==> flow/design.v <==
module pc(
  input wire rst,
  input wire clk,
  input wire[31:0] din,
  input wire data_hazard,
  input wire control_hazard,
  output reg[31:0] pc
);
always @(posedge clk or posedge rst) begin
  if(rst) begin
      pc<=0;
  end
  else if(control_hazard) pc<=din;
  else if(data_hazard) pc<=pc;
  else pc <= din;
end
endmodule
module npc(
  input wire[1:0] op,
  input wire br,
  input wire[31:0] offset,
  input wire[31:0] rs_imm,
  input wire[31:0] pc,
  output wire[31:0] pc4,
  output reg[31:0] npc
);
assign pc4 = pc+4;
always @(*) begin
  if(op == 2'b01) npc = rs_imm;
  else if(op == 2'b10 && br == 1) npc = pc+offset-8;
  else if(op == 2'b10 && br == 0) npc = pc+4;
  else if(op == 2'b11) npc = pc+offset-8;
  else npc = pc+4;
end
endmodule
module IF_ID(
  input wire clk,
  input wire rst,
  input wire[31:0] IF_inst,
  input wire[31:0] IF_pc4,
  input wire data_hazard,
  input wire control_hazard,   
  output reg[31:0] ID_inst,
  output reg[31:0] ID_pc4
);
always @(posedge clk or posedge rst) begin
  if(rst) ID_inst<=0;
  else if(control_hazard) ID_inst<=0;
  else if(data_hazard) ID_inst<=ID_inst;
  else ID_inst<=IF_inst;
end
always @(posedge clk or posedge rst) begin
  if(rst) ID_pc4<=0;
  else if(control_hazard) ID_pc4<=0;
  else if(data_hazard) ID_pc4<=ID_pc4;
  else ID_pc4<=IF_pc4;
end
endmodule
module control #(
    localparam OP_R    = 7'b0110011,
    localparam OP_I    = 7'b0010011,
    localparam OP_LOAD = 7'b0000011,
    localparam OP_S    = 7'b0100011,
    localparam OP_B    = 7'b1100011,
    localparam OP_LUI  = 7'b0110111,
    localparam OP_JAL  = 7'b1101111,
    localparam OP_JALR = 7'b1100111
)
(
  input wire[31:0] inst,
  output reg[1:0] npc_op,
  output reg rf_we,
  output reg[1:0] rf_wsel,
  output reg[2:0] sext_op,
  output reg alub_sel,
  output reg dram_we,
  output reg[3:0] alu_op,
  output reg[1:0] rf_re
);
wire[6:0] opcode = inst[6:0];
wire[2:0] funct3 = inst[14:12];
wire[6:0] funct7 = inst[31:25];
always @(*) begin
  case(opcode)
    OP_R, OP_I, OP_LOAD, OP_LUI, OP_S: npc_op = 2'b00;
    OP_JALR:                           npc_op = 2'b01;
    OP_B:                              npc_op = 2'b10;
    OP_JAL:                            npc_op = 2'b11;
    default:                           npc_op = 2'b00;
  endcase
end
always @(*) begin
  if(opcode == OP_B || opcode == OP_S) rf_we = 0;
  else rf_we  = 1;
end
always @(*) begin
  case(opcode)
    OP_R, OP_I: rf_wsel = 2'b00;
    OP_LOAD: rf_wsel = 2'b01;
    OP_JALR, OP_JAL: rf_wsel = 2'b10;
    OP_LUI: rf_wsel = 2'b11;
    default: rf_wsel = 2'b00;
  endcase
end
always @(*) begin
  case(opcode)
    OP_I:
      case(funct3)
        3'b001, 3'b101: sext_op = 3'b010; 
        default: sext_op = 3'b001;
      endcase
    OP_LOAD, OP_JALR: sext_op = 3'b001;
    OP_LUI: sext_op = 3'b101;
    OP_JAL: sext_op = 3'b110;
    OP_B: sext_op = 3'b100;
    OP_S: sext_op = 3'b011;
    OP_R: sext_op = 3'b000;
    default: sext_op = 3'b000;
  endcase
end
always @ (*) begin
    case (opcode)
        OP_I, OP_LOAD, OP_S, OP_JALR:
            alub_sel = 1;  
        default:
            alub_sel = 0;  
    endcase
end
always @(*) begin
  if(opcode == OP_S) dram_we = 1;
  else dram_we = 0;
end
always @ (*) begin
    case (opcode)
        OP_R: begin
            case (funct3)
                3'b000 : alu_op = funct7[5] ? 4'b0001 : 4'b0000;
                3'b111 : alu_op = 4'b0010;
                3'b110 : alu_op = 4'b0011 ;
                3'b100 : alu_op = 4'b0100;
                3'b001 : alu_op = 4'b0101;
                3'b101 : alu_op = funct7[5] ? 4'b0111 : 4'b0110;
                default: alu_op = 4'b0010;
            endcase
        end
        OP_I: begin
            case (funct3)
                3'b000 : alu_op = 4'b0000;
                3'b111 : alu_op = 4'b0010;
                3'b110 : alu_op = 4'b0011 ;
                3'b100 : alu_op = 4'b0100;
                3'b001 : alu_op = 4'b0101;
                3'b101 : alu_op = funct7[5] ? 4'b0111 : 4'b0110;
                default: alu_op = 4'b0010;
            endcase
        end
        OP_LOAD, OP_S, OP_JALR:
            alu_op = 4'b0000;
        OP_B:begin
            case(funct3)
              3'b000 : alu_op = 4'b1000;
              3'b001 : alu_op = 4'b1001;
              3'b100 : alu_op = 4'b1010;
              3'b101 : alu_op = 4'b1011;
              default: alu_op = 4'b1000;
            endcase
        end
        default:
            alu_op = 4'b0010;
    endcase
end
always @(*) begin
  case(opcode)
    OP_I, OP_LOAD, OP_JALR:
      rf_re = 2'b01;
    OP_LUI, OP_JAL:
      rf_re = 2'b00;
    default: 
      rf_re = 2'b11;
  endcase
end
endmodule
module sext(
  input wire[31:0] din,
  input wire[2:0] op,
  output reg[31:0] ext
);
wire sign=din[31];
always @(*) begin
  if(op == 3'b000) ext=0;
  else if(op == 3'b001) ext={{20{sign}},{din[31:20]}};
  else if(op == 3'b010) ext={{27{1'b0}},{din[24:20]}};
  else if(op == 3'b011) ext={{20{sign}},{din[31:25]},{din[11:7]}};
  else if(op == 3'b100) ext={{19{sign}},{din[31]},{din[7]},{din[30:25]},{din[11:8]},{1'b0}};
  else if(op == 3'b101) ext={{din[31:12]},{12{1'b0}}};
  else if(op == 3'b110) ext={{11{sign}},{din[31]},{din[19:12]},{din[20]},{din[30:21]},{1'b0}};
  else ext = 0;
end
endmodule
module RF(
  input wire clk,
  input wire[4:0] rR1,
  input wire[4:0] rR2,
  input wire[4:0] wR,
  input wire we,
  input wire[1:0] rf_wsel,
  input wire[31:0] pc4,  
  input wire[31:0] ext,  
  input wire[31:0] alu_c,  
  input wire[31:0] rd,   
  output wire[31:0] rD1,
  output wire[31:0] rD2,
  output reg[31:0] wD   
);
reg[31:0] rf[31:0];
assign rD1 = (rR1 == 5'b0)? 32'b0 : rf[rR1];
assign rD2 = (rR2 == 5'b0)? 32'b0 : rf[rR2];
always @(*) begin
  case(rf_wsel)
    2'b00 : wD = alu_c;
    2'b01 : wD = rd;
    2'b10 : wD = pc4;
    2'b11 : wD = ext;
    default: wD = pc4;
  endcase
end
always @(posedge clk) begin
    if(we && (wR != 5'b0)) rf[wR] <= wD;
end
endmodule
module ID_EX(
  input wire clk,
  input wire rst,
  input wire[1:0] ID_npc_op,
  input wire ID_ram_we,
  input wire[3:0] ID_alu_op,
  input wire ID_alub_sel,
  input wire ID_rf_we,
  input wire[1:0] ID_rf_wsel,
  input wire[4:0] ID_wR,
  input wire[31:0] ID_pc4,
  input wire[31:0] ID_rD1,
  input wire[31:0] ID_rD2,
  input wire[31:0] ID_ext,
  output reg[1:0] EX_npc_op,
  output reg EX_ram_we,
  output reg[3:0] EX_alu_op,
  output reg EX_alub_sel,
  output reg EX_rf_we,
  output reg[1:0] EX_rf_wsel,
  output reg[4:0] EX_wR,
  output reg[31:0] EX_pc4,
  output reg[31:0] EX_rD1,
  output reg[31:0] EX_rD2,
  output reg[31:0] EX_ext,
  input wire control_hazard, 
  input wire data_hazard
);
always @(posedge clk or posedge rst) begin
  if(rst) EX_npc_op<=0;
  else if(control_hazard | data_hazard) EX_npc_op<=0;
  else EX_npc_op <= ID_npc_op;
end
always @(posedge clk or posedge rst) begin
  if(rst) EX_ram_we<=0;
  else if(control_hazard | data_hazard) EX_ram_we<=0;
  else EX_ram_we <= ID_ram_we;
end
always @(posedge clk or posedge rst) begin
  if(rst) EX_alu_op<=0;
  else if(control_hazard | data_hazard) EX_alu_op<=0;
  else EX_alu_op <= ID_alu_op;
end
always @(posedge clk or posedge rst) begin
  if(rst) EX_alub_sel<=0;
  else if(control_hazard | data_hazard) EX_alub_sel<=0;
  else EX_alub_sel <= ID_alub_sel;
end
always @(posedge clk or posedge rst) begin
  if(rst) EX_rf_we<=0;
  else if(control_hazard | data_hazard) EX_rf_we<=0;
  else EX_rf_we <= ID_rf_we;
end
always @(posedge clk or posedge rst) begin
  if(rst) EX_rf_wsel<=0;
  else if(control_hazard | data_hazard) EX_rf_wsel<=0;
  else EX_rf_wsel <= ID_rf_wsel;
end
always @(posedge clk or posedge rst) begin
  if(rst) EX_wR<=0;
  else if(control_hazard | data_hazard) EX_wR<=0;
  else EX_wR <= ID_wR;
end
always @(posedge clk or posedge rst) begin
  if(rst) EX_pc4<=0;
  else if(control_hazard | data_hazard) EX_pc4<=0;
  else EX_pc4 <= ID_pc4;
end
always @(posedge clk or posedge rst) begin
  if(rst) EX_rD1<=0;
  else if(control_hazard | data_hazard) EX_rD1<=0;
  else EX_rD1 <= ID_rD1;
end
always @(posedge clk or posedge rst) begin
  if(rst) EX_rD2<=0;
  else if(control_hazard | data_hazard) EX_rD2<=0;
  else EX_rD2 <= ID_rD2;
end
always @(posedge clk or posedge rst) begin
  if(rst) EX_ext<=0;
  else if(control_hazard | data_hazard) EX_ext<=0;
  else EX_ext <= ID_ext;
end
endmodule
module alu(
  input wire[31:0] rs1,
  input wire[31:0] rs2,
  input wire[31:0] imm,
  input wire alub_sel,
  input wire[3:0] alu_op,
  output wire[31:0] alu_c,
  output wire alu_f
);
  wire[31:0] dataA = rs1;
  wire[31:0] dataB = alub_sel ? imm : rs2;
  reg[31:0] result;
    always @(*) begin
        case(alu_op)
            4'b0000 : result = dataA + dataB;
            4'b0001 : result = dataA - dataB;
            4'b0010 : result = dataA & dataB;
            4'b0011  : result = dataA | dataB;
            4'b0100 : result = dataA ^ dataB;
            4'b0101 : result = dataA << dataB[4:0];
            4'b0110 : result = dataA >> dataB[4:0];
            4'b0111 : result = ($signed(dataA)) >>> dataB[4:0];
            default : result = 0;
        endcase
    end
    assign alu_c = result;
    wire[31:0] sub = dataA - dataB;
    wire lt = (dataA[31] ^ dataB[31]) ? dataA[31] : sub[31];
    reg f;
    always @(*) begin
      if(alu_op == 4'b1000 && sub == 0) f = 1;
      else if(alu_op == 4'b1001 && sub != 0) f = 1;
      else if(alu_op == 4'b1010 && lt) f = 1;
      else if(alu_op == 4'b1011 && lt == 0) f = 1;
      else f = 0; 
    end
    assign alu_f = f;
endmodule
module EX_MEM(
  input wire clk,
  input wire rst,
  input wire EX_ram_we,
  input wire EX_rf_we,
  input wire[1:0] EX_rf_wsel,
  input wire[4:0] EX_wR,
  input wire[31:0] EX_pc4,
  input wire[31:0] EX_alu_c,
  input wire[31:0] EX_rD2,
  input wire[31:0] EX_ext,
  output reg MEM_ram_we,
  output reg MEM_rf_we,
  output reg[1:0] MEM_rf_wsel,
  output reg[4:0] MEM_wR,
  output reg[31:0] MEM_pc4,
  output reg[31:0] MEM_alu_c,
  output reg[31:0] MEM_rD2,
  output reg[31:0] MEM_ext
);
always @(posedge clk or posedge rst) begin
  if(rst) MEM_ram_we <= 0;
  else MEM_ram_we <= EX_ram_we;
end
always @(posedge clk or posedge rst) begin
  if(rst) MEM_rf_we <= 0;
  else MEM_rf_we <= EX_rf_we;
end
always @(posedge clk or posedge rst) begin
  if(rst) MEM_rf_wsel <= 0;
  else MEM_rf_wsel <= EX_rf_wsel;
end
always @(posedge clk or posedge rst) begin
  if(rst) MEM_wR <= 0;
  else MEM_wR <= EX_wR;
end
always @(posedge clk or posedge rst) begin
  if(rst) MEM_pc4 <= 0;
  else MEM_pc4 <= EX_pc4;
end
always @(posedge clk or posedge rst) begin
  if(rst) MEM_alu_c <= 0;
  else MEM_alu_c <= EX_alu_c;
end
always @(posedge clk or posedge rst) begin
  if(rst) MEM_rD2 <= 0;
  else MEM_rD2 <= EX_rD2;
end
always @(posedge clk or posedge rst) begin
  if(rst) MEM_ext <= 0;
  else MEM_ext <= EX_ext;
end
endmodule
module MEM_WB(
  input wire clk,
  input wire rst,
  input wire MEM_rf_we,
  input wire[1:0] MEM_rf_wsel,
  input wire[4:0] MEM_wR,
  input wire[31:0] MEM_pc4,
  input wire[31:0] MEM_alu_c,
  input wire[31:0] MEM_rd,
  input wire[31:0] MEM_ext,
  output reg WB_rf_we,
  output reg[1:0] WB_rf_wsel,
  output reg[4:0] WB_wR,
  output reg[31:0] WB_pc4,
  output reg[31:0] WB_alu_c,
  output reg[31:0] WB_rd,
  output reg[31:0] WB_ext
);
always @(posedge clk or posedge rst) begin
  if(rst) WB_rf_we <= 0;
  else WB_rf_we <= MEM_rf_we;
end
always @(posedge clk or posedge rst) begin
  if(rst) WB_rf_wsel <= 0;
  else WB_rf_wsel <= MEM_rf_wsel;
end
always @(posedge clk or posedge rst) begin
  if(rst) WB_wR <= 0;
  else WB_wR <= MEM_wR;
end
always @(posedge clk or posedge rst) begin
  if(rst) WB_pc4 <= 0;
  else WB_pc4 <= MEM_pc4;
end
always @(posedge clk or posedge rst) begin
  if(rst) WB_alu_c <= 0;
  else WB_alu_c <= MEM_alu_c;
end
always @(posedge clk or posedge rst) begin
  if(rst) WB_rd <= 0;
  else WB_rd <= MEM_rd;
end
always @(posedge clk or posedge rst) begin
  if(rst) WB_ext <= 0;
  else WB_ext <= MEM_ext;
end
endmodule
module data_hazard_detection(
  input wire[4:0] ID_rR1,
  input wire[4:0] ID_rR2,
  input wire[1:0] ID_rf_re,  
  input wire[31:0] ID_rD1,
  input wire[31:0] ID_rD2,
  input wire[4:0] EX_wR,
  input wire EX_rf_we,
  input wire[1:0] EX_rf_wsel,
  input wire[31:0] EX_pc4,
  input wire[31:0] EX_ext,
  input wire[31:0] EX_alu_c,
  input wire[4:0] MEM_wR,
  input wire MEM_rf_we,
  input wire[1:0] MEM_rf_wsel,
  input wire[31:0] MEM_pc4,
  input wire[31:0] MEM_ext,
  input wire[31:0] MEM_alu_c,
  input wire[31:0] MEM_rd,
  input wire[4:0] WB_wR,
  input wire WB_rf_we,
  input wire[1:0] WB_rf_wsel,
  input wire[31:0] WB_pc4,
  input wire[31:0] WB_ext,
  input wire[31:0] WB_alu_c,
  input wire[31:0] WB_rd,
  output reg[31:0] new_rD1,
  output reg[31:0] new_rD2,
  output wire data_hazard    
);
wire rR1_a = (ID_rR1 == EX_wR) & EX_rf_we &  ID_rf_re[0] & (ID_rR1 != 5'b0);
wire rR2_a = (ID_rR2 == EX_wR) & EX_rf_we &  ID_rf_re[1] & (ID_rR2 != 5'b0);
wire rR1_b = (ID_rR1 == MEM_wR) & MEM_rf_we &  ID_rf_re[0] & (ID_rR1 != 5'b0);
wire rR2_b = (ID_rR2 == MEM_wR) & MEM_rf_we &  ID_rf_re[1] & (ID_rR2 != 5'b0);
wire rR1_c = (ID_rR1 == WB_wR) & WB_rf_we &  ID_rf_re[0] & (ID_rR1 != 5'b0);
wire rR2_c = (ID_rR2 == WB_wR) & WB_rf_we &  ID_rf_re[1] & (ID_rR2 != 5'b0);
assign data_hazard = (rR1_a && EX_rf_wsel == 2'b01) || (rR2_a && EX_rf_wsel == 2'b01);
always @(*) begin
  if(rR1_a) begin
    case(EX_rf_wsel)
      2'b10: new_rD1=EX_pc4;
      2'b11: new_rD1=EX_ext;
      2'b00: new_rD1=EX_alu_c;
      default: new_rD1=EX_alu_c;
    endcase
  end
  else if(rR1_b) begin
    case(MEM_rf_wsel)
    2'b10: new_rD1=MEM_pc4;
    2'b11: new_rD1=MEM_ext;
    2'b00: new_rD1=MEM_alu_c;
    2'b01: new_rD1=MEM_rd;
    default: new_rD1=MEM_alu_c;
    endcase
  end
  else if(rR1_c) begin
    case(WB_rf_wsel)
    2'b10: new_rD1=WB_pc4;
    2'b11: new_rD1=WB_ext;
    2'b00: new_rD1=WB_alu_c;
    2'b01: new_rD1=WB_rd;
    default: new_rD1=WB_alu_c;
    endcase
  end
  else new_rD1=ID_rD1;
end
always @(*) begin
  if(rR2_a) begin
    case(EX_rf_wsel)
      2'b10: new_rD2=EX_pc4;
      2'b11: new_rD2=EX_ext;
      2'b00: new_rD2=EX_alu_c;
      default: new_rD2=EX_alu_c;
    endcase
  end
  else if(rR2_b) begin
    case(MEM_rf_wsel)
    2'b10: new_rD2=MEM_pc4;
    2'b11: new_rD2=MEM_ext;
    2'b00: new_rD2=MEM_alu_c;
    2'b01: new_rD2=MEM_rd;
    default: new_rD2=MEM_alu_c;
    endcase
  end
  else if(rR2_c) begin
    case(WB_rf_wsel)
    2'b10: new_rD2=WB_pc4;
    2'b11: new_rD2=WB_ext;
    2'b00: new_rD2=WB_alu_c;
    2'b01: new_rD2=WB_rd;
    default: new_rD2=WB_alu_c;
    endcase
  end
  else new_rD2=ID_rD2;
end
endmodule
module control_hazard_detection(
  input wire[1:0] EX_npc_op,
  input wire alu_f,
  output reg control_hazard
);
always @(*) begin
  if(EX_npc_op == 2'b01 || EX_npc_op == 2'b11) control_hazard = 1'b1;
  else if(EX_npc_op == 2'b10 && alu_f == 1) control_hazard = 1'b1;
  else control_hazard = 1'b0;
end
endmodule
`timescale 1ns / 1ps
module myCPU (
    input  wire         cpu_rst,
    input  wire         cpu_clk,
    output wire [13:0]  inst_addr,
    input  wire [31:0]  inst,
    output wire [31:0]  Bus_addr,
    input  wire [31:0]  Bus_rdata,
    output wire         Bus_wen,
    output wire [31:0]  Bus_wdata
);
wire[31:0] pc;
wire[31:0] npc;
wire[31:0] pc4;
wire[31:0] ID_inst;
wire[31:0] ID_pc4;
wire[1:0] npc_op;
wire rf_we;
wire[1:0] rf_wsel;
wire[2:0] sext_op;
wire alub_sel;
wire dram_we;
wire[3:0] alu_op;
wire[1:0] rf_re;
wire[31:0] ext;
wire[31:0] rD1;
wire[31:0] rD2;
wire[31:0] wD;
wire[1:0] EX_npc_op;
wire EX_ram_we;
wire[3:0] EX_alu_op;
wire EX_alub_sel;
wire EX_rf_we;
wire[1:0] EX_rf_wsel;
wire[4:0] EX_wR;
wire[31:0] EX_pc4;
wire[31:0] EX_rD1;
wire[31:0] EX_rD2;
wire[31:0] EX_ext;
wire[31:0] alu_c;
wire alu_f;
wire MEM_ram_we;
wire MEM_rf_we;
wire[1:0] MEM_rf_wsel;
wire[4:0] MEM_wR;
wire[31:0] MEM_pc4;
wire[31:0] MEM_alu_c;
wire[31:0] MEM_rD2;
wire[31:0] MEM_ext;
wire[31:0] rd;
wire WB_rf_we;
wire[1:0] WB_rf_wsel;
wire[4:0] WB_wR;
wire[31:0] WB_pc4;
wire[31:0] WB_alu_c;
wire[31:0] WB_rd;
wire[31:0] WB_ext;
wire[31:0] new_rD1;
wire[31:0] new_rD2;
wire data_hazard;
wire control_hazard;
pc PC(
  .rst(cpu_rst),
  .clk(cpu_clk),
  .din(npc),
  .data_hazard(data_hazard),
  .control_hazard(control_hazard),
  .pc(pc)
);
npc NPC(
  .op(EX_npc_op),
  .br(alu_f),
  .offset(EX_ext),
  .rs_imm(alu_c),
  .pc(pc),
  .pc4(pc4),
  .npc(npc)
);
assign inst_addr = pc[15:2];
IF_ID U_IF_ID(
  .clk(cpu_clk),
  .rst(cpu_rst),
  .IF_inst(inst),
  .IF_pc4(pc4),
  .data_hazard(data_hazard),
  .control_hazard(control_hazard),   
  .ID_inst(ID_inst),
  .ID_pc4(ID_pc4)
);
control CU(
  .inst(ID_inst),
  .npc_op(npc_op),
  .rf_we(rf_we),
  .rf_wsel(rf_wsel),
  .sext_op(sext_op),
  .alub_sel(alub_sel),
  .dram_we(dram_we),
  .alu_op(alu_op),
  .rf_re(rf_re)
);
sext SEXT(
  .din(ID_inst),
  .op(sext_op),
  .ext(ext)
);
RF U_RF(
  .clk(cpu_clk),
  .rR1(ID_inst[19:15]),
  .rR2(ID_inst[24:20]),
  .wR(WB_wR),
  .we(WB_rf_we),
  .rf_wsel(WB_rf_wsel),
  .pc4(WB_pc4),  
  .ext(WB_ext),  
  .alu_c(WB_alu_c),  
  .rd(WB_rd),   
  .rD1(rD1),
  .rD2(rD2),
  .wD(wD)  
);
ID_EX U_ID_EX(
  .clk(cpu_clk),
  .rst(cpu_rst),
  .ID_npc_op(npc_op),
  .ID_ram_we(dram_we),
  .ID_alu_op(alu_op),
  .ID_alub_sel(alub_sel),
  .ID_rf_we(rf_we),
  .ID_rf_wsel(rf_wsel),
  .ID_wR(ID_inst[11:7]),
  .ID_pc4(ID_pc4),
  .ID_rD1(new_rD1),
  .ID_rD2(new_rD2),
  .ID_ext(ext),
  .EX_npc_op(EX_npc_op),
  .EX_ram_we(EX_ram_we),
  .EX_alu_op(EX_alu_op),
  .EX_alub_sel(EX_alub_sel),
  .EX_rf_we(EX_rf_we),
  .EX_rf_wsel(EX_rf_wsel),
  .EX_wR(EX_wR),
  .EX_pc4(EX_pc4),
  .EX_rD1(EX_rD1),
  .EX_rD2(EX_rD2),
  .EX_ext(EX_ext),
  .control_hazard(control_hazard), 
  .data_hazard(data_hazard)
);
alu ALU(
  .rs1(EX_rD1),
  .rs2(EX_rD2),
  .imm(EX_ext),
  .alub_sel(EX_alub_sel),
  .alu_op(EX_alu_op),
  .alu_c(alu_c),
  .alu_f(alu_f)
);
EX_MEM U_EX_MEM(
  .clk(cpu_clk),
  .rst(cpu_rst),
  .EX_ram_we(EX_ram_we),
  .EX_rf_we(EX_rf_we),
  .EX_rf_wsel(EX_rf_wsel),
  .EX_wR(EX_wR),
  .EX_pc4(EX_pc4),
  .EX_alu_c(alu_c),
  .EX_rD2(EX_rD2),
  .EX_ext(EX_ext),
  .MEM_ram_we(MEM_ram_we),
  .MEM_rf_we(MEM_rf_we),
  .MEM_rf_wsel(MEM_rf_wsel),
  .MEM_wR(MEM_wR),
  .MEM_pc4(MEM_pc4),
  .MEM_alu_c(MEM_alu_c),
  .MEM_rD2(MEM_rD2),
  .MEM_ext(MEM_ext)
);
assign Bus_addr = MEM_alu_c;   
assign rd = Bus_rdata;     
assign Bus_wen = MEM_ram_we;  
assign Bus_wdata = MEM_rD2;    
MEM_WB U_MEM_WB(
  .clk(cpu_clk),
  .rst(cpu_rst),
  .MEM_rf_we(MEM_rf_we),
  .MEM_rf_wsel(MEM_rf_wsel),
  .MEM_wR(MEM_wR),
  .MEM_pc4(MEM_pc4),
  .MEM_alu_c(MEM_alu_c),
  .MEM_rd(rd),
  .MEM_ext(MEM_ext),
  .WB_rf_we(WB_rf_we),
  .WB_rf_wsel(WB_rf_wsel),
  .WB_wR(WB_wR),
  .WB_pc4(WB_pc4),
  .WB_alu_c(WB_alu_c),
  .WB_rd(WB_rd),
  .WB_ext(WB_ext)
);
data_hazard_detection U_datahazard_detection(
  .ID_rR1(ID_inst[19:15]),
  .ID_rR2(ID_inst[24:20]),
  .ID_rf_re(rf_re),  
  .ID_rD1(rD1),
  .ID_rD2(rD2),
  .EX_wR(EX_wR),
  .EX_rf_we(EX_rf_we),
  .EX_rf_wsel(EX_rf_wsel),
  .EX_pc4(EX_pc4),
  .EX_ext(EX_ext),
  .EX_alu_c(alu_c),
  .MEM_wR(MEM_wR),
  .MEM_rf_we(MEM_rf_we),
  .MEM_rf_wsel(MEM_rf_wsel),
  .MEM_pc4(MEM_pc4),
  .MEM_ext(MEM_ext),
  .MEM_alu_c(MEM_alu_c),
  .MEM_rd(rd),
  .WB_wR(WB_wR),
  .WB_rf_we(WB_rf_we),
  .WB_rf_wsel(WB_rf_wsel),
  .WB_pc4(WB_pc4),
  .WB_ext(WB_ext),
  .WB_alu_c(WB_alu_c),
  .WB_rd(WB_rd),
  .new_rD1(new_rD1),
  .new_rD2(new_rD2),
  .data_hazard(data_hazard)
);
control_hazard_detection U_control_hazard_detection(
  .EX_npc_op(EX_npc_op),
  .alu_f(alu_f),
  .control_hazard(control_hazard)
);
endmodule
# Step by step through the tools: myCPU
# Tool output for the design above before and after an edit, in the order of the flow.
# "orig" refers to lines of the RTL above, "edited" to lines of the edited file.
# "change": "edited" minus "orig" as printed here. "change_rel_pct": 100 x difference / "orig".
# Library cell names are shortened.
# The mark n/a stands for no value.
# design
design,myCPU
clock_port,cpu_clk
library,sky130hd
corner,tt_025C_1v80

# Diff
# Unified diff, file above to edited file.
# This change comes from a script, not from a designer. The edited design behaves differently; no optimisation was intended.
# begin of diff
@@ -340,5 +340,5 @@
     assign alu_c = result;
     wire[31:0] sub = dataA - dataB;
-    wire lt = (dataA[31] ^ dataB[31]) ? dataA[31] : sub[31];
+    wire lt = dataA[31];
     reg f;
     always @(*) begin
# end of diff

# Word-level counts
# Yosys after proc, flatten, opt, wreduce and memory -nomap, before mapping. Memory bits, and registers merged into a memory's read port (data or address), are not among the register bits. Print and check cells are not counted.
# Memory sizes are those after Yosys's memory passes, which may raise the word count (mostly to a power of two), join words into wider ones and drop unused or constant bits.
# bits
item,orig,edited,change,change_rel_pct
register_bits,513,513,0,0.00
word_cells,207,205,-2,-0.97
input_bits,66,66,0,0.00
mem_bits_rw,1024,1024,0,0.00
mem_count,1,1,0,0.00
out_inout_bits,79,79,0,0.00
# memory_table
item,orig,edited
mem_shapes,U_RF.rf 32 x 32 bit 2R1W,U_RF.rf 32 x 32 bit 2R1W
# op_classes
item,orig,edited,change,change_rel_pct
equal,48,48,0,0.00
n_reduce_logical,31,31,0,0.00
logic,25,24,-1,-4.00
n_mux,65,64,-1,-1.54
n_shift,3,3,0,0.00
n_addsub,5,5,0,0.00
# op_table
op,orig,edited,change,change_rel_pct
1-bit 2-to-1 mux,16,15,-1,-6.25
1-bit bitwise XOR,1,0,-1,-100.00
# Unchanged operator kinds not shown: 52.

# Depth
# Depth = most cells in a row (Yosys ltp): at word level without a register or memory, in the mapped netlist without a sequential cell, where the memories' decode and read muxes count.
# logic_depth
item,orig,edited,change,change_rel_pct
depth_word,16,13,-3,-18.75
abc_area,0,0,n/a,n/a
ltp_mapped,32,24,-8,-25.00
ltp_nobuf,27,17,-10,-37.04

# Mapped cells and area
# The flow's flattened synthesis, as Yosys stat reports it; memories are mapped. The netlist is that of the ABC_AREA named above (0 if unset); the other value can give another one.
# types
type,orig,edited,change,change_rel_pct
nand2_1,341,250,-91,-26.69
a22o_1,3,50,47,1566.67
mux2i_1,206,172,-34,-16.50
clkbuf_1,313,285,-28,-8.95
nor3_1,65,91,26,40.00
a21oi_1,299,275,-24,-8.03
a22oi_1,45,68,23,51.11
nor2b_1,18,37,19,105.56
a211oi_1,94,112,18,19.15
o21ai_1,4,20,16,400.00
o221ai_1,21,6,-15,-71.43
mux4_2,720,706,-14,-1.94
a31oi_1,18,32,14,77.78
nand3_1,70,57,-13,-18.57
o21a_1,30,18,-12,-40.00
mux2_2,61,71,10,16.39
xor2_1,35,44,9,25.71
buf_6,1,10,9,900.00
# Unchanged cell types not shown: 10.
# The list need not be complete.
# synth_totals
item,orig,edited,change,change_rel_pct
yosys_area_um2,79835.3,80085.6,250.3,0.31
sequential_area_um2,43813.3,43813.3,0.0,0.00
ffs,1546,1546,0,0.00
cell_count,5579,5576,-3,-0.05
n_buf,419,418,-1,-0.24
# By module: a second synthesis without flattening, with its own total; a netlist apart from the flattened one above.
# unflattened
item,orig,edited,change,change_rel_pct
cells_unflattened,5962,5987,25,0.42
hier_area_um2,83567.6,83655.2,87.6,0.10
# Rows give one instance, submodules left out.
# by_module_orig
mod,mod_area_um2,n_cells,n_inst
RF,48484.0,2441,1
alu,9381.5,1445,1
ID_EX,5242.5,321,1
data_hazard_detection,4933.5,499,1
npc,3631.0,558,1
EX_MEM,3432.0,138,1
MEM_WB,3407.0,137,1
IF_ID,2621.3,207,1
pc,1362.6,70,1
sext,675.6,82,1
control,389.1,63,1
control_hazard_detection,7.5,1,1
myCPU,0.0,0,1
# by_module_edited
mod,mod_area_um2,n_cells,n_inst
RF,48484.0,2441,1
alu,9469.1,1470,1
ID_EX,5242.5,321,1
data_hazard_detection,4933.5,499,1
npc,3631.0,558,1
EX_MEM,3432.0,138,1
MEM_WB,3407.0,137,1
IF_ID,2621.3,207,1
pc,1362.6,70,1
sext,675.6,82,1
control,389.1,63,1
control_hazard_detection,7.5,1,1
myCPU,0.0,0,1

# Worst setup path after synthesis
# OpenSTA on the mapped netlist: ideal clock, no wires. The path of least setup slack (recovery checks aside). Input and output delay are each 20% of the period. Register names are those of the netlist, which keeps one name where synthesis merged equal registers.
# synth_timing
item,orig,edited,change,change_rel_pct
kind,register to register,register to register,n/a,n/a
startpoint,reg U_ID_EX.EX_alub_sel,reg U_ID_EX.EX_alub_sel,n/a,n/a
endpoint,reg U_ID_EX.EX_ext[19],reg PC.pc[20],n/a,n/a
arrival_ns,7.696,5.933,-1.763,-22.91
path_delay_ns,7.769,6.025,-1.744,-22.45
driving_pins,32,22,-10,-31.25
launch_ns,0.000,0.000,0.000,n/a
period_ns,8.5,8.5,0.0,0.00
n_path_buf,5,6,1,20.00
slack_ns,0.731,2.475,1.744,n/a
t_required_ns,8.427,8.408,-0.019,-0.23
synth_period_reached_ns,7.769,6.025,-1.744,-22.45
# "path_delay_ns" is the arrival time less input delay plus setup time.
# "driving_pins": output pins that drive a net of the path, with the launching flip-flop's if there is one; two outputs of one cell count as two.
# "synth_period_reached_ns" = period - worst setup slack (recovery checks aside). The figure is calculated, with input and output delays left at 20% of the set period.
# Between the ends stands the longest chain of elaborated cells between them, by number of cells; it is not shown to be the way that was timed. Of several equally long chains one is given.
# A line is the first line of the expression or statement that the cell stems from. Yosys adds cells for indexed reads and writes and turns some case tables into memories.
# A register here has more assigning lines than the two given.
# synth_between_orig
path_cell_list,dfrtp_1 > clkbuf_1 > mux2i_1 > clkbuf_1 > clkbuf_1 > buf_1 > ha_1 > or2_0 > a221oi_2 > o211a_1 > nor4_2 > o21ai_1 > a22oi_1 > nor2_1 > nor2_1 > nor2_1 > nor2_1 > fa_1 > inv_1 > nor4_1 > o31ai_1 > nor3_1 > nand4_1 > nor4b_1 > nand4b_1 > or4_1 > or3_1 > a311o_1 > a2111o_1 > o21bai_4 > buf_6 > a21oi_2
elab_chain_cells,14
# synth_rtl_orig
item,line,source
from (decl),248,"output reg EX_alub_sel,"
from (assign),275,if(rst) EX_alub_sel<=0;
from (assign),277,else EX_alub_sel <= ID_alub_sel;
32-bit 2-to-1 mux,325,wire[31:0] dataB = alub_sel ? imm : rs2;
32-bit subtractor,341,wire[31:0] sub = dataA - dataB;
1-bit 2-to-1 mux,342,wire lt = (dataA[31] ^ dataB[31]) ? dataA[31] : sub[31];
1-bit inverter,348,else if(alu_op == 4'b1011 && lt == 0) f = 1;
1-bit logical AND,348,
1-bit 2-to-1 mux,348,
1-bit 2-to-1 mux,347,else if(alu_op == 4'b1010 && lt) f = 1;
1-bit 2-to-1 mux,346,else if(alu_op == 4'b1001 && sub != 0) f = 1;
1-bit 2-to-1 mux,345,if(alu_op == 4'b1000 && sub == 0) f = 1;
1-bit logical AND,556,else if(EX_npc_op == 2'b10 && alu_f == 1) control_hazard = 1'b1;
1-bit 2-to-1 mux,556,
1-bit 2-to-1 mux,555,if(EX_npc_op == 2'b01 || EX_npc_op == 2'b11) control_hazard = 1'b1;
1-bit bitwise OR,311,else if(control_hazard | data_hazard) EX_ext<=0;
32-bit 2-to-1 mux,311,
to (assign),311,
to (assign),312,else EX_ext <= ID_ext;
to (decl),255,"output reg[31:0] EX_ext,"
# synth_between_edited
path_cell_list,dfrtp_1 > clkbuf_1 > buf_1 > mux2i_1 > clkbuf_1 > clkbuf_1 > ha_1 > or2b_1 > o311ai_2 > a21oi_4 > a311oi_2 > o211ai_2 > xnor2_1 > or4_1 > nor4_4 > nand4_4 > a21o_1 > buf_6 > a2111oi_4 > buf_6 > a22oi_2 > o31ai_2
elab_chain_cells,13
# synth_rtl_edited
item,line,source
from (decl),248,"output reg EX_alub_sel,"
from (assign),275,if(rst) EX_alub_sel<=0;
from (assign),277,else EX_alub_sel <= ID_alub_sel;
32-bit 2-to-1 mux,325,wire[31:0] dataB = alub_sel ? imm : rs2;
32-bit subtractor,341,wire[31:0] sub = dataA - dataB;
32-bit nonzero test,346,else if(alu_op == 4'b1001 && sub != 0) f = 1;
1-bit logical AND,346,
1-bit 2-to-1 mux,346,
1-bit 2-to-1 mux,345,if(alu_op == 4'b1000 && sub == 0) f = 1;
1-bit inverter,31,else if(op == 2'b10 && br == 0) npc = pc+4;
1-bit logical AND,31,
32-bit 2-to-1 mux,31,
32-bit 2-to-1 mux,30,else if(op == 2'b10 && br == 1) npc = pc+offset-8;
32-bit 2-to-1 mux,29,if(op == 2'b01) npc = rs_imm;
32-bit 2-to-1 mux,14,else if(data_hazard) pc<=pc;
32-bit 2-to-1 mux,13,else if(control_hazard) pc<=din;
to (assign),13,
to (assign),14,
to (decl),7,output reg[31:0] pc

# Timing after layout
# From the final timing report of the runs of set A: the path of least setup slack in the routed layout; clock arrival at registers is part of the times.
# layout_timing
item,orig,edited,change,change_rel_pct
kind,register to register,register to register,n/a,n/a
startpoint,reg U_ID_EX.EX_alub_sel,reg U_ID_EX.EX_alub_sel,n/a,n/a
endpoint,reg U_ID_EX.EX_rf_wsel[0],reg U_ID_EX.EX_pc4[4],n/a,n/a
arrival_ns,8.75,8.17,-0.58,-6.63
t_required_ns,8.97,9.06,0.09,1.00
launch_ns,0.80,0.82,0.02,2.50
slack_ns,0.22,0.88,0.66,n/a
period_ns,8.31,8.31,0.00,0.00
n_path_buf,1,1,0,0.00
driving_pins,28,16,-12,-42.86
# Between the ends stands the longest chain of elaborated cells between them, by number of cells; it is not shown to be the way that was timed. Of several equally long chains one is given.
# A register here has more assigning lines than the two given.
# layout_between_orig
path_cell_list,dfrtp_2 > mux2i_1 > ha_1 > or4_1 > nor3_1 > o211a_1 > nor4_2 > o21ai_1 > a22oi_1 > nor2_1 > nor2_1 > nor2_1 > nor2_1 > fa_1 > inv_1 > nor4_1 > o31ai_1 > nor3_1 > nand4_1 > nor4b_1 > nand4b_1 > or4_1 > or3_1 > a311o_2 > buf_4 > nor2_4 > nand2_1 > a2111oi_0
elab_chain_cells,14
# layout_rtl_orig
item,line,source
from (decl),248,"output reg EX_alub_sel,"
from (assign),275,if(rst) EX_alub_sel<=0;
from (assign),277,else EX_alub_sel <= ID_alub_sel;
32-bit 2-to-1 mux,325,wire[31:0] dataB = alub_sel ? imm : rs2;
32-bit subtractor,341,wire[31:0] sub = dataA - dataB;
1-bit 2-to-1 mux,342,wire lt = (dataA[31] ^ dataB[31]) ? dataA[31] : sub[31];
1-bit inverter,348,else if(alu_op == 4'b1011 && lt == 0) f = 1;
1-bit logical AND,348,
1-bit 2-to-1 mux,348,
1-bit 2-to-1 mux,347,else if(alu_op == 4'b1010 && lt) f = 1;
1-bit 2-to-1 mux,346,else if(alu_op == 4'b1001 && sub != 0) f = 1;
1-bit 2-to-1 mux,345,if(alu_op == 4'b1000 && sub == 0) f = 1;
1-bit logical AND,556,else if(EX_npc_op == 2'b10 && alu_f == 1) control_hazard = 1'b1;
1-bit 2-to-1 mux,556,
1-bit 2-to-1 mux,555,if(EX_npc_op == 2'b01 || EX_npc_op == 2'b11) control_hazard = 1'b1;
1-bit bitwise OR,286,else if(control_hazard | data_hazard) EX_rf_wsel<=0;
2-bit 2-to-1 mux,286,
to (assign),286,
to (assign),287,else EX_rf_wsel <= ID_rf_wsel;
to (decl),250,"output reg[1:0] EX_rf_wsel,"
# layout_between_edited
path_cell_list,dfrtp_2 > mux2i_1 > ha_1 > nor2b_1 > nor2_1 > and2b_1 > a311oi_2 > o211ai_2 > xnor2_1 > or4_1 > nor4_4 > nand4_4 > a21o_1 > a211oi_4 > buf_4 > and2_1
elab_chain_cells,11
# layout_rtl_edited
item,line,source
from (decl),248,"output reg EX_alub_sel,"
from (assign),275,if(rst) EX_alub_sel<=0;
from (assign),277,else EX_alub_sel <= ID_alub_sel;
32-bit 2-to-1 mux,325,wire[31:0] dataB = alub_sel ? imm : rs2;
32-bit subtractor,341,wire[31:0] sub = dataA - dataB;
32-bit nonzero test,346,else if(alu_op == 4'b1001 && sub != 0) f = 1;
1-bit logical AND,346,
1-bit 2-to-1 mux,346,
1-bit 2-to-1 mux,345,if(alu_op == 4'b1000 && sub == 0) f = 1;
1-bit logical AND,556,else if(EX_npc_op == 2'b10 && alu_f == 1) control_hazard = 1'b1;
1-bit 2-to-1 mux,556,
1-bit 2-to-1 mux,555,if(EX_npc_op == 2'b01 || EX_npc_op == 2'b11) control_hazard = 1'b1;
1-bit bitwise OR,296,else if(control_hazard | data_hazard) EX_pc4<=0;
32-bit 2-to-1 mux,296,
to (assign),296,
to (assign),297,else EX_pc4 <= ID_pc4;
to (decl),252,"output reg[31:0] EX_pc4,"

# Layout results
# Runs of the flow (Yosys, OpenROAD) on both versions; the two runs of a pair have the same settings. The constraints put input and output delay at 20% of the set period each and load the outputs with 0.01 pF.
# settings_set_A
period_ns,8.31
CAP_MARGIN,20
CORE_MARGIN,2
CORE_UTILIZATION,40
SLEW_MARGIN,20
# measured_set_A
item,orig,edited,change,change_rel_pct
utilization_frac,0.458,0.452,-0.006,n/a
yosys.chip_area_um2,79835.3,80085.6,250.3,0.31
timing.achieved_period_ns,8.092,7.425,-0.667,-8.24
ws_setup_ns,0.218,0.885,0.667,n/a
cell_area_final_um2,90604.4,90226.5,-377.9,-0.42
total_power_uw,26144,26263,119,0.46
total_die_area_um2,203180.0,203807.0,627.0,0.31
worst_hold_slack_ns,0.360,0.362,0.002,n/a
setupTns_ns,0.000,0.000,0.000,n/a
# settings_set_B
CELL_PAD_IN_SITES_DETAIL_PLACEMENT,2
CELL_PAD_IN_SITES_GLOBAL_PLACEMENT,3
CORE_ASPECT_RATIO,0.91
CORE_MARGIN,7
CORE_UTILIZATION,30
CTS_CLUSTER_DIAMETER,73
GPL_ROUTABILITY_DRIVEN,1
PLACE_DENSITY_LB_ADDON,0.11
SETUP_SLACK_MARGIN,1.08
period_ns,4.62
CAP_MARGIN,20
SLEW_MARGIN,20
# measured_set_B
item,orig,edited,change,change_rel_pct
utilization_frac,0.383,0.389,0.006,n/a
yosys.chip_area_um2,79835.3,80085.6,250.3,0.31
timing.achieved_period_ns,7.144,5.739,-1.405,-19.67
ws_setup_ns,-2.524,-1.119,1.405,n/a
cell_area_final_um2,101253.0,103116.0,1863.0,1.84
total_power_uw,54024,55893,1869,3.46
total_die_area_um2,280774.0,281630.0,856.0,0.30
worst_hold_slack_ns,0.360,0.357,-0.003,n/a
setupTns_ns,-596.813,-243.604,353.209,n/a
# "timing.achieved_period_ns": clock period set for the run, less the worst setup slack. It is reckoned from that one timing run; input and output delays stay at 20% of the period that was set.
# "total_power_uw" rests on the timing tool's default activity at the inputs, not on a simulated workload.
